==> flow/design.v <==
module SizedFIFO(CLK, RST_N, D_IN, ENQ, FULL_N, D_OUT, DEQ, EMPTY_N, CLR);
   parameter               p1width = 1;  
   parameter               p2depth = 3;
   parameter               p3cntr_width = 1;  
   parameter               guarded = 1;
   localparam              p2depth2 = p2depth -2 ;
   input                   CLK;
   input                   RST_N;
   input                   CLR;
   input [p1width - 1 : 0] D_IN;
   input                   ENQ;
   input                   DEQ;
   output                  FULL_N;
   output                  EMPTY_N;
   output [p1width - 1 : 0] D_OUT;
   reg                      not_ring_full;
   reg                      ring_empty;
   reg [p3cntr_width-1 : 0] head;
   wire [p3cntr_width-1 : 0] next_head;
   reg [p3cntr_width-1 : 0]  tail;
   wire [p3cntr_width-1 : 0] next_tail;
   reg [p1width - 1 : 0]     arr[0: ((p2depth >= 2) ? (p2depth2) : 0)];
   reg [p1width - 1 : 0]     D_OUT;
   reg                       hasodata;
   wire [p3cntr_width-1:0]   depthLess2 = p2depth2[p3cntr_width-1:0] ;
   wire [p3cntr_width-1 : 0] incr_tail;
   wire [p3cntr_width-1 : 0] incr_head;
   assign                    incr_tail = tail + 1'b1 ;
   assign                    incr_head = head + 1'b1 ;
   assign    next_head = (head == depthLess2 ) ? {p3cntr_width{1'b0}} : incr_head ;
   assign    next_tail = (tail == depthLess2 ) ? {p3cntr_width{1'b0}} : incr_tail ;
   assign    EMPTY_N = hasodata;
   assign    FULL_N  = not_ring_full;
   always @(posedge CLK   )
     begin
        if (!RST_N)
          begin
             head <=  {p3cntr_width {1'b0}} ;
             tail <=  {p3cntr_width {1'b0}} ;
             ring_empty <=  1'b1;
             not_ring_full <=  1'b1;
             hasodata <=  1'b0;
          end  
        else
         begin
            if (!CLR && ENQ && ((DEQ && !ring_empty) || (!DEQ && hasodata && not_ring_full)))
              begin
                 arr[tail] <=  D_IN;
              end
            if (CLR)
              begin
                 head <=  {p3cntr_width {1'b0}} ;
                 tail <=  {p3cntr_width {1'b0}} ;
                 ring_empty <=  1'b1;
                 not_ring_full <=  1'b1;
                 hasodata <=  1'b0;
              end  
            else if (DEQ && ENQ )
              begin
                 if (ring_empty)
                   begin
                      D_OUT <=  D_IN;
                   end
                 else
                   begin
                      tail <=  next_tail;
                      D_OUT <=  arr[head];
                      head <=  next_head;
                   end
              end  
            else if ( DEQ )
              begin
                 if (ring_empty)
                   begin
                      hasodata <=  1'b0;
                   end
                 else
                   begin
                      D_OUT <=  arr[head];
                      head <=  next_head;
                      not_ring_full <=  1'b1;
                      ring_empty <=  next_head == tail ;
                   end
              end  
            else if (ENQ)
              begin
                 if (! hasodata)
                   begin
                      D_OUT <=  D_IN;
                      hasodata <=  1'b1;
                   end
                 else if ( not_ring_full )  
                   begin
                      tail <=  next_tail;
                      ring_empty <=  1'b0;
                      not_ring_full <=  ! (next_tail == head) ;
                   end
              end  
         end  
     end  
endmodule
module XbarArbiter(CLK, RST_N, raises, grant, valid);
    parameter N=4;
    input CLK;
    input RST_N;
    input [N-1:0] raises;
    output reg [N-1:0] grant;
    output reg valid;
    function [1:0] gen_grant_carry;
	input c, r, p;
	begin
	    gen_grant_carry[1] = ~r & (c | p);
	    gen_grant_carry[0] = r & (c | p);
	end
    endfunction
    reg [N-1:0] token;
    reg [N-1:0] granted_A;
    reg [N-1:0] granted_B;
    reg carry;
    reg [1:0] gc;
    integer i;
    always@(*) begin
	valid = 1'b0;
	grant = 0;
	carry = 0;
	granted_A = 0;
	granted_B = 0;
	for(i=0; i < N; i=i+1) begin
	    gc = gen_grant_carry(carry, raises[i], token[i]);
	    granted_A[i] = gc[0];
	    carry = gc[1];
	end
	for(i=0; i < N; i=i+1) begin
	    gc = gen_grant_carry(carry, raises[i], token[i]);
	    granted_B[i] = gc[0];
	    carry = gc[1];
	end
	for(i=0; i < N; i=i+1) begin
	    if(granted_A[i] | granted_B[i]) begin
		grant = 0;
		grant[i] = 1'b1;
		valid = 1'b1;
	    end
	end
    end
    always@(posedge CLK) begin
	if(RST_N) token <= {token[N-2:0], token[N-1]};
	else token <= 1;
    end
endmodule
module Xbar(CLK, RST_N,
	    i_valid,
	    i_prio,
	    i_tail,
	    i_dst,
	    i_vc,
	    i_data, 
	    o_valid,
	    o_prio,
	    o_tail,
	    o_dst,
	    o_vc,
	    o_data, 
 	    i_cred,
	    i_cred_valid,
	    o_cred_en
	    );
    parameter N		    = 8;
    parameter NUM_VCS	    = 2;
    parameter CUT	    = 2;
    parameter DATA	    = 32;
    parameter BUFFER_DEPTH  = 8;
    parameter LOG_N	    = (
	N <= 1 ? 0: 
	N <= 2 ? 1: 
	N <= 4 ? 2: 
	N <= 8 ? 3: 
	N <= 16 ? 4: 
	N <= 32 ? 5: 
	N <= 64 ? 6: 
	N <= 128 ? 7: 
	N <= 256 ? 8 : 
	N <= 512 ? 9 : 
	N <= 1024 ? 10 : 
	N <= 2048 ? 11 : 
	N <= 4096 ? 12 : 
	N <= 8192 ? 13 : 
	N <= 16384 ? 14 : -1);
    parameter VC	    = (
	NUM_VCS <= 1 ? 0: 
	NUM_VCS <= 2 ? 1: 
	NUM_VCS <= 4 ? 2: 
	NUM_VCS <= 8 ? 3: 
	NUM_VCS <= 16 ? 4: 
	NUM_VCS <= 32 ? 5: 
	NUM_VCS <= 64 ? 6: 
	NUM_VCS <= 128 ? 7: 
	NUM_VCS <= 256 ? 8 : 
	NUM_VCS <= 512 ? 9 : 
	NUM_VCS <= 1024 ? 10 : 
	NUM_VCS <= 2048 ? 11 : 
	NUM_VCS <= 4096 ? 12 : 
	NUM_VCS <= 8192 ? 13 : 
	NUM_VCS <= 16384 ? 14 : -1); 
    parameter DST	    = (
	N <= 1 ? 0: 
	N <= 2 ? 1: 
	N <= 4 ? 2: 
	N <= 8 ? 3: 
	N <= 16 ? 4: 
	N <= 32 ? 5: 
	N <= 64 ? 6: 
	N <= 128 ? 7: 
	N <= 256 ? 8 : 
	N <= 512 ? 9 : 
	N <= 1024 ? 10 : 
	N <= 2048 ? 11 : 
	N <= 4096 ? 12 : 
	N <= 8192 ? 13 : 
	N <= 16384 ? 14 : -1);
    parameter FLIT_WIDTH    = 1+1+DST+VC+DATA;
    parameter CRED_WIDTH    = (
	BUFFER_DEPTH <= 1 ? 0: 
	BUFFER_DEPTH <= 2 ? 1: 
	BUFFER_DEPTH <= 4 ? 2: 
	BUFFER_DEPTH <= 8 ? 3: 
	BUFFER_DEPTH <= 16 ? 4: 
	BUFFER_DEPTH <= 32 ? 5: 
	BUFFER_DEPTH <= 64 ? 6: 
	BUFFER_DEPTH <= 128 ? 7: 
	BUFFER_DEPTH <= 256 ? 8 : 
	BUFFER_DEPTH <= 512 ? 9 : 
	BUFFER_DEPTH <= 1024 ? 10 : 
	BUFFER_DEPTH <= 2048 ? 11 : 
	BUFFER_DEPTH <= 4096 ? 12 : 
	BUFFER_DEPTH <= 8192 ? 13 : 
	BUFFER_DEPTH <= 16384 ? 14 : -1) + 1;
    input CLK, RST_N;
    input [N-1:0]              i_valid;
    input [N-1:0]              i_prio; 
    input [N-1:0]              i_tail;
    input [N*DST-1:0]          i_dst; 
    input [N*VC-1:0]           i_vc;
    input [N*DATA-1:0]         i_data;
    wire [VC-1:0]              i_vc_arr [N-1:0];
    wire [N-1:0]               f_prio;
    wire [N-1:0]               f_tail;
    wire [DST-1:0]             f_dst [N-1:0];
    wire [VC-1:0]              f_vc [N-1:0];
    wire [DATA-1:0]            f_data [N-1:0];
    wire [N-1:0]               f_elig;
    wire [DST*N-1:0]	       f_dst_flat;
    wire [VC*N-1:0]            f_vc_flat;
    wire [DATA*N-1:0]          f_data_flat;
    output reg [N-1:0]         o_valid;
    output reg [N-1:0]         o_prio;
    output reg [N-1:0]         o_tail;
    output [N*DST-1:0]         o_dst;
    output [N*VC-1:0]          o_vc;
    output [N*DATA-1:0]        o_data;
    reg [DST-1:0]              o_dst_arr [N-1:0];
    reg [VC-1:0]               o_vc_arr [N-1:0];
    reg [DATA-1:0]             o_data_arr [N-1:0];
    output [N*VC-1:0]          i_cred;  
    output reg [N-1:0]         i_cred_valid;  
    reg [VC-1:0]               i_cred_arr [N-1:0];
    input [N-1:0]              o_cred_en;
    wire [N-1:0]               grants [N-1:0];
    wire [N-1:0]               grant_valids;
    reg [N-1:0]                deq_en;
    reg [CRED_WIDTH-1:0]       creds_left [N-1:0];
    genvar i, o, k;
    integer in,out;
    generate
	for(o=0; o < N; o=o+1) begin: arbiters
	    wire [N-1:0] raises;
	    for(k=0; k < N; k=k+1) begin: raisewires
		assign raises[k] = (f_dst[k] == o) && f_elig[k];
	    end
	    XbarArbiter#(.N(N)) arbiter(.CLK(CLK), 
					.RST_N(RST_N),
					.raises(raises),
					.valid(grant_valids[o]),
					.grant(grants[o]));  
	end
    endgenerate
    always@(posedge CLK) begin
	if(RST_N) begin
	    for(in=0; in < N; in=in+1) begin
		if(i_valid[in])
		    i_cred_arr[in] <= i_vc_arr[in];
	    end
	end
	else begin
	    for(in=0; in < N; in=in+1) begin
		i_cred_arr[in]<='hx;
	    end
	end
    end
    for(i=0; i < N; i=i+1) begin: assign_arr
	assign i_vc_arr[i] = i_vc[(i+1)*VC-1:i*VC];
        assign i_cred[(i+1)*VC-1:i*VC] = i_cred_arr[i];
        assign o_dst[(i+1)*DST-1:i*DST] = o_dst_arr[i];
	assign o_vc[(i+1)*VC-1:i*VC] = o_vc_arr[i];
	assign o_data[(i+1)*DATA-1:i*DATA] = o_data_arr[i]; 
    end
    always@(*) begin
	for(in=0; in < N; in=in+1) begin: deqwires
	    deq_en[in] = 1'b0;
	    i_cred_valid[in] = 1'b0;
	    for(out=0; out < N; out=out+1) begin: outer
		if(grant_valids[out] && (grants[out][in] == 1'b1) && (creds_left[out] != 0)) begin
		    deq_en[in] = 1'b1;
		    i_cred_valid[in] = 1'b1;
		end
	    end
	end
    end
    for(i=0; i < N; i=i+1) begin
	assign f_dst_flat[(i+1)*DST-1:i*DST] = f_dst[i];
	assign f_vc_flat[(i+1)*VC-1:i*VC] = f_vc[i];
	assign f_data_flat[(i+1)*DATA-1:i*DATA] = f_data[i];
    end
    for(i=0; i < N; i=i+1) begin: steerwires
	always@(grant_valids[i] or grants[i] or creds_left[i] or f_prio or f_tail or f_dst_flat or f_vc_flat or f_data_flat) begin
	    o_valid[i] = 1'b0;
	    o_prio[i] = 'hx;
	    o_tail[i] = 'hx;
	    o_dst_arr[i] = 'hx;
	    o_vc_arr[i] = 'hx;
	    o_data_arr[i] = 'hx;
	    for(in=0; in < N; in=in+1) begin: innersteer
		if(grant_valids[i] && (grants[i][in] == 1'b1) && (creds_left[i] != 0)) begin
		    o_valid[i] = 1'b1;
		    o_prio[i] = f_prio[in];
		    o_tail[i] = f_tail[in];
		    o_dst_arr[i]  = f_dst[in];
		    o_vc_arr[i]   = f_vc[in];
		    o_data_arr[i] = f_data[in];
		end
	    end
	end
    end
    for(o=0; o < N; o=o+1) begin: output_credits
	always@(posedge CLK) begin
	    if(RST_N) begin
		if((o_cred_en[o] == 1'b0) && (o_valid[o] == 1'b1))
		    creds_left[o] <= creds_left[o] - 1;
		else if((o_cred_en[o] == 1'b1) && (o_valid[o] == 1'b0))
		    creds_left[o] <= creds_left[o] + 1;
	    end
	    else begin
		creds_left[o] <= BUFFER_DEPTH;
	    end
	end
    end
    generate
	for(i=0; i < N; i=i+1) begin: ififos
	    SizedFIFO#(.p1width(FLIT_WIDTH), .p2depth(BUFFER_DEPTH), .p3cntr_width((
	BUFFER_DEPTH <= 1 ? 0: 
	BUFFER_DEPTH <= 2 ? 1: 
	BUFFER_DEPTH <= 4 ? 2: 
	BUFFER_DEPTH <= 8 ? 3: 
	BUFFER_DEPTH <= 16 ? 4: 
	BUFFER_DEPTH <= 32 ? 5: 
	BUFFER_DEPTH <= 64 ? 6: 
	BUFFER_DEPTH <= 128 ? 7: 
	BUFFER_DEPTH <= 256 ? 8 : 
	BUFFER_DEPTH <= 512 ? 9 : 
	BUFFER_DEPTH <= 1024 ? 10 : 
	BUFFER_DEPTH <= 2048 ? 11 : 
	BUFFER_DEPTH <= 4096 ? 12 : 
	BUFFER_DEPTH <= 8192 ? 13 : 
	BUFFER_DEPTH <= 16384 ? 14 : -1))) inQ
		       (.CLK(CLK), 
			.RST_N(RST_N), 
			.D_IN({i_prio[i], i_tail[i], i_dst[(i+1)*DST-1:i*DST], i_vc[(i+1)*VC-1:i*VC], i_data[(i+1)*DATA-1:i*DATA]}),
			.ENQ(i_valid[i]),
			.D_OUT({f_prio[i], f_tail[i], f_dst[i], f_vc[i], f_data[i]}),
			.DEQ(deq_en[i]),
			.EMPTY_N(f_elig[i]),
			.FULL_N(),  
			.CLR(1'b0)  
		      );
	end
    endgenerate
endmodule
# == Step by step through the tools: Xbar ==
# The steps from the RTL of Xbar to its reports follow in flow order.
# Line numbers count from 1 in the design file above.
# Cell names lack the library's common part.
# Not given: n/a
# design
top,Xbar
clock_port,CLK
library,sky130hd
corner,tt_025C_1v80

# == Elaborated design ==
# Yosys after proc, flatten, opt, wreduce and memory -nomap, before mapping. Print and check cells are not counted. Equal cells are merged and count once.
# Yosys's memory passes give these memory sizes; they may raise the number of words (mostly to a power of two), join words into wider ones and drop unused or constant bits.
# bits
register_bits,480
mem_bits_rw,2128
clocked_rd_ports_x_width,304
memories,8
inputBits,322
output_inout_bits,328
wordCells,2143
# memory_table
name,size,width,read_ports,wr,line_no,rtl
ififos[0].inQ.arr,7,38,1,1,22,reg [p1width - 1 : 0]     arr[0: ((p2depth >= 2) ? (p2depth2) : 0)];
ififos[1].inQ.arr,7,38,1,1,22,
ififos[2].inQ.arr,7,38,1,1,22,
ififos[3].inQ.arr,7,38,1,1,22,
ififos[4].inQ.arr,7,38,1,1,22,
ififos[5].inQ.arr,7,38,1,1,22,
# Memories not listed: 2.
# op_classes
n_addsub,32
equal,144
n_mux,959
n_logic,520
reduce_logical,408
# op_table
operator,count
2-to-1 mux 38 bit,64
2-to-1 mux 32 bit,64
2-to-1 mux 1 bit,583
2-to-1 mux 3 bit,192
bitwise AND 1 bit,248
logical AND 1 bit,248
bitwise OR 1 bit,184
== test 3 bit with constant B,48
nonzero test 2 bit,64
AND reduction 4 bit,24
2-to-1 mux 4 bit,24
inverter 1 bit,88
inequality test 2 bit with constant B,32
2-to-1 mux 7 bit,8
adder 3 x 1 -> 3 bit with constant B,16
== test 3 x 2 -> 1 bit with constant B,16
== test 3 bit,16
2-to-1 mux 6 bit,8
AND reduction 5 bit,8
2-to-1 mux 5 bit,8
adder 4 x 1 -> 4 bit with constant B,8
subtractor 4 x 1 -> 4 bit with constant B,8
nonzero test 4 bit,8
zero test 1 bit,24
== test 3 x 1 -> 1 bit with constant B,8
inequality test 3 x 2 -> 1 bit with constant B,8
inequality test 3 bit with constant B,8
zero test 3 bit,8
# Other operator kinds: 5; their cells: 40.

# == Logic depth ==
# Depth = most cells in a row (Yosys ltp): at word level without a register or memory, in the mapped netlist without a sequential cell, where the memories' decode and read muxes count.
# depth
depth_word,53
ABC_AREA,0
mapped_depth,20

# == After synthesis ==
# Yosys stat after the flow's synthesis: flattened, memories mapped to cells. It holds for the ABC_AREA given above (unset counts as 0); a run with the other value may have another netlist.
# by_type
cell,count
edfxtp_1,2440
mux2i_1,788
mux4_2,304
dfxtp_1,192
o21ai_0,749
mux2_2,312
nand2_1,816
clkbuf_1,761
a21oi_1,391
nor2_1,520
a222oi_1,194
a211oi_1,140
o211ai_1,139
a22oi_1,113
a31oi_1,85
buf_1,140
o22ai_1,80
inv_1,132
# Other cell types: 77; their cells: 921.
# synth_totals
cell_count,9217
mapped_area_um2,123065.5
seqArea_um2,77114.0
ffs,2632
# By module: a second synthesis without flattening, with its own total; a netlist apart from the flattened one above.
# unflattened
hier_cells,11420
area_unflattened_um2,135477.4
# Rows give one instance, submodules left out.
# by_module
module,instances,n_cells,area_um2,seq_area_um2
SizedFIFO,8,716,12622.1,9369.0
Xbar,1,5044,29265.6,880.8
XbarArbiter #(N=8),8,81,654.4,160.2

# == Path before layout ==
# OpenSTA on the mapped netlist: ideal clock, no wires. The path of least setup slack (recovery checks aside). Input and output delay are each 20% of the period. Register names are those of the netlist, which keeps one name where synthesis merged equal registers.
# synth_timing
kind,flip-flop to flip-flop
startpoint,register ififos[4].inQ.D_OUT[33]
endpoint,memory ififos[3].inQ.arr[0][0]
tclk_ps,8000
arrival_time_ps,7707
required_ps,7458
setup_slack_ps,-248
delay_ps,8249
path_stages,16
path_buffers,3
synth_period_reached_ps,8248
# "delay_ps" = arrival - input delay + setup time.
# "path_stages" counts driving pins, that of a launching flip-flop among them; a cell with two outputs on the path counts twice.
# "synth_period_reached_ps" = period - worst setup slack (recovery checks aside). The figure is calculated, with input and output delays left at 20% of the set period.
# Between the ends stands the longest chain of elaborated cells between them, by number of cells; it is not shown to be the way that was timed. Of several equally long chains one is given.
# Each line given opens the expression or statement behind the cell; cells for indexed reads and writes are added by Yosys, which also makes memories of some case tables.
# A register here has more assigning lines than the two given.
# Only ways into the end's enable, where the timed path ends, are counted here.
# synth_via
path_cell_list,edfxtp_1 -> or4b_1 -> buf_2 -> a21o_1 -> a2111o_1 -> a311o_1 -> o21ai_0 -> nand3_1 -> nor2b_1 -> nor3b_1 -> and4b_1 -> buf_2 -> inv_1 -> buf_2 -> mux2_2 -> nor4b_1
elab_chain_cells,45
cells_between,498
classes_between,7 x eq/ne; 116 x mux; 344 x logic; 31 x reduce/logical
# synth_rtl
item,line_no,rtl
"start, declared",15,output [p1width - 1 : 0] D_OUT;
"start, assigned",67,D_OUT <=  arr[head];
"start, assigned",79,D_OUT <=  arr[head];
zero test 3 bit,278,assign raises[k] = (f_dst[k] == o) && f_elig[k];
logical AND 1 bit,278,
inverter 1 bit,112,gen_grant_carry[1] = ~r & (c | p);
bitwise AND 1 bit,112,
bitwise OR 1 bit,112,
bitwise AND 1 bit,112,
bitwise OR 1 bit,112,
[23 not listed],n/a,
2-to-1 mux 1 bit x8,312,if(grant_valids[out] && (grants[out][in] == 1'b1) && (creds_left[out] != 0)) begin
zero test 1 bit,46,if (!CLR && ENQ && ((DEQ && !ring_empty) || (!DEQ && hasodata && not_ring_full)))
logical AND 1 bit x2,46,
logical OR 1 bit,46,
logical AND 1 bit,46,
2-to-1 mux 3 bit,46,
2-to-1 mux 3 bit,36,if (!RST_N)
"end, declared",22,reg [p1width - 1 : 0]     arr[0: ((p2depth >= 2) ? (p2depth2) : 0)];
# Some nets on the timed path still bear RTL names; the line given drives or declares the net.
# synth_named_nets
net,line_no
ififos[3].inQ.DEQ,312

# == Worst path after layout ==
# Path of least setup slack in the final report of stored run 1 (OpenROAD, finished layout, wires in). Where an end is a register, its clock arrival counts in the times.
# The report prints the path's times to 10 ps; the period is as set.
# layout_timing
kind,flip-flop to output port
startpoint,register ififos[2].inQ.D_OUT[34]
endpoint,output o_data[107]
tclk_ps,8950
arrival_time_ps,7230
required_ps,7160
setup_slack_ps,-70
path_stages,15
path_buffers,3
# Between the ends stands the longest chain of elaborated cells between them, by number of cells; it is not shown to be the way that was timed. Of several equally long chains one is given.
# A register here has more assigning lines than the two given.
# layout_via
path_cell_list,edfxtp_1 -> clkbuf_1 -> nand4b_1 -> o22ai_1 -> a2111oi_2 -> nor2_1 -> o31a_1 -> or3_1 -> or2_2 -> clkbuf_4 -> mux2i_1 -> nand2_1 -> o21ai_0 -> o211ai_1 -> clkdlybuf4s50_1
elab_chain_cells,42
cells_between,97
classes_between,1 x eq/ne; 30 x mux; 49 x logic; 17 x reduce/logical
# layout_rtl
item,line_no,rtl
"start, declared",15,output [p1width - 1 : 0] D_OUT;
"start, assigned",67,D_OUT <=  arr[head];
"start, assigned",79,D_OUT <=  arr[head];
== test 3 x 2 -> 1 bit,278,assign raises[k] = (f_dst[k] == o) && f_elig[k];
logical AND 1 bit,278,
inverter 1 bit,112,gen_grant_carry[1] = ~r & (c | p);
bitwise AND 1 bit,112,
bitwise OR 1 bit,112,
bitwise AND 1 bit,112,
bitwise OR 1 bit,112,
[20 not listed],n/a,
bitwise AND 1 bit,112,
bitwise OR 1 bit,113,gen_grant_carry[0] = r & (c | p);
bitwise AND 1 bit,113,
bitwise OR 1 bit,139,if(granted_A[i] | granted_B[i]) begin
2-to-1 mux 1 bit,139,
logical AND 1 bit x2,333,if(grant_valids[i] && (grants[i][in] == 1'b1) && (creds_left[i] != 0)) begin
2-to-1 mux 32 bit x8,333,
"end, declared",260,output [N*DATA-1:0]        o_data;

# Below are 3 stored runs of the flow (Yosys, OpenROAD; platform sky130hd) on Xbar, each with its settings and what was measured, unordered. Constraints: input delay and output delay 20% of the set period each, output load 0.01 pF.
# "achieved_clock_period_ps": clock period set for the run, less the worst setup slack. It is reckoned from that one timing run; input and output delays stay at 20% of the period that was set.
# "power_total_mw" rests on the timing tool's default activity at the inputs, not on a simulated workload.
# Among the settings, - means not set for that run.
# Among the results, - means that no value is shown for the run.
stored run,CAP_MARGIN,CELL_PAD_IN_SITES_DETAIL_PLACEMENT,CORE_ASPECT_RATIO,CORE_UTILIZATION,CTS_CLUSTER_DIAMETER,CTS_CLUSTER_SIZE,GPL_ROUTABILITY_DRIVEN,GPL_TIMING_DRIVEN,PLACE_DENSITY_LB_ADDON,SETUP_SLACK_MARGIN,SLEW_MARGIN,period_ns,CORE_MARGIN,CELL_PAD_IN_SITES_GLOBAL_PLACEMENT,PLACE_DENSITY,ABC_AREA,MAX_ROUTING_LAYER,ys_area_um2,die_um2,final_cell_area_um2,utilization_frac,final_setup_ws_ps,power_total_mw,achieved_clock_period_ps
stored run 1,10,1,1.15,18,135,63,0,0,0.04,-0.04,5,8.95,2,-,-,-,-,123065.5,690341.0,151777.0,0.223,-68,29.930,9018
stored run 2,20,1,-,30,-,-,-,-,-,-,20,8.0,2,2,0.45,-,-,123065.5,415354.0,148086.0,0.362,123,38.199,7877
stored run 3,20,2,-,69,-,-,-,-,0.15,-,20,14.0,8,2,-,1,met4,-,-,-,-,-,-,-
# Stored run 3: stopped before the end: placement reported FLW-0024
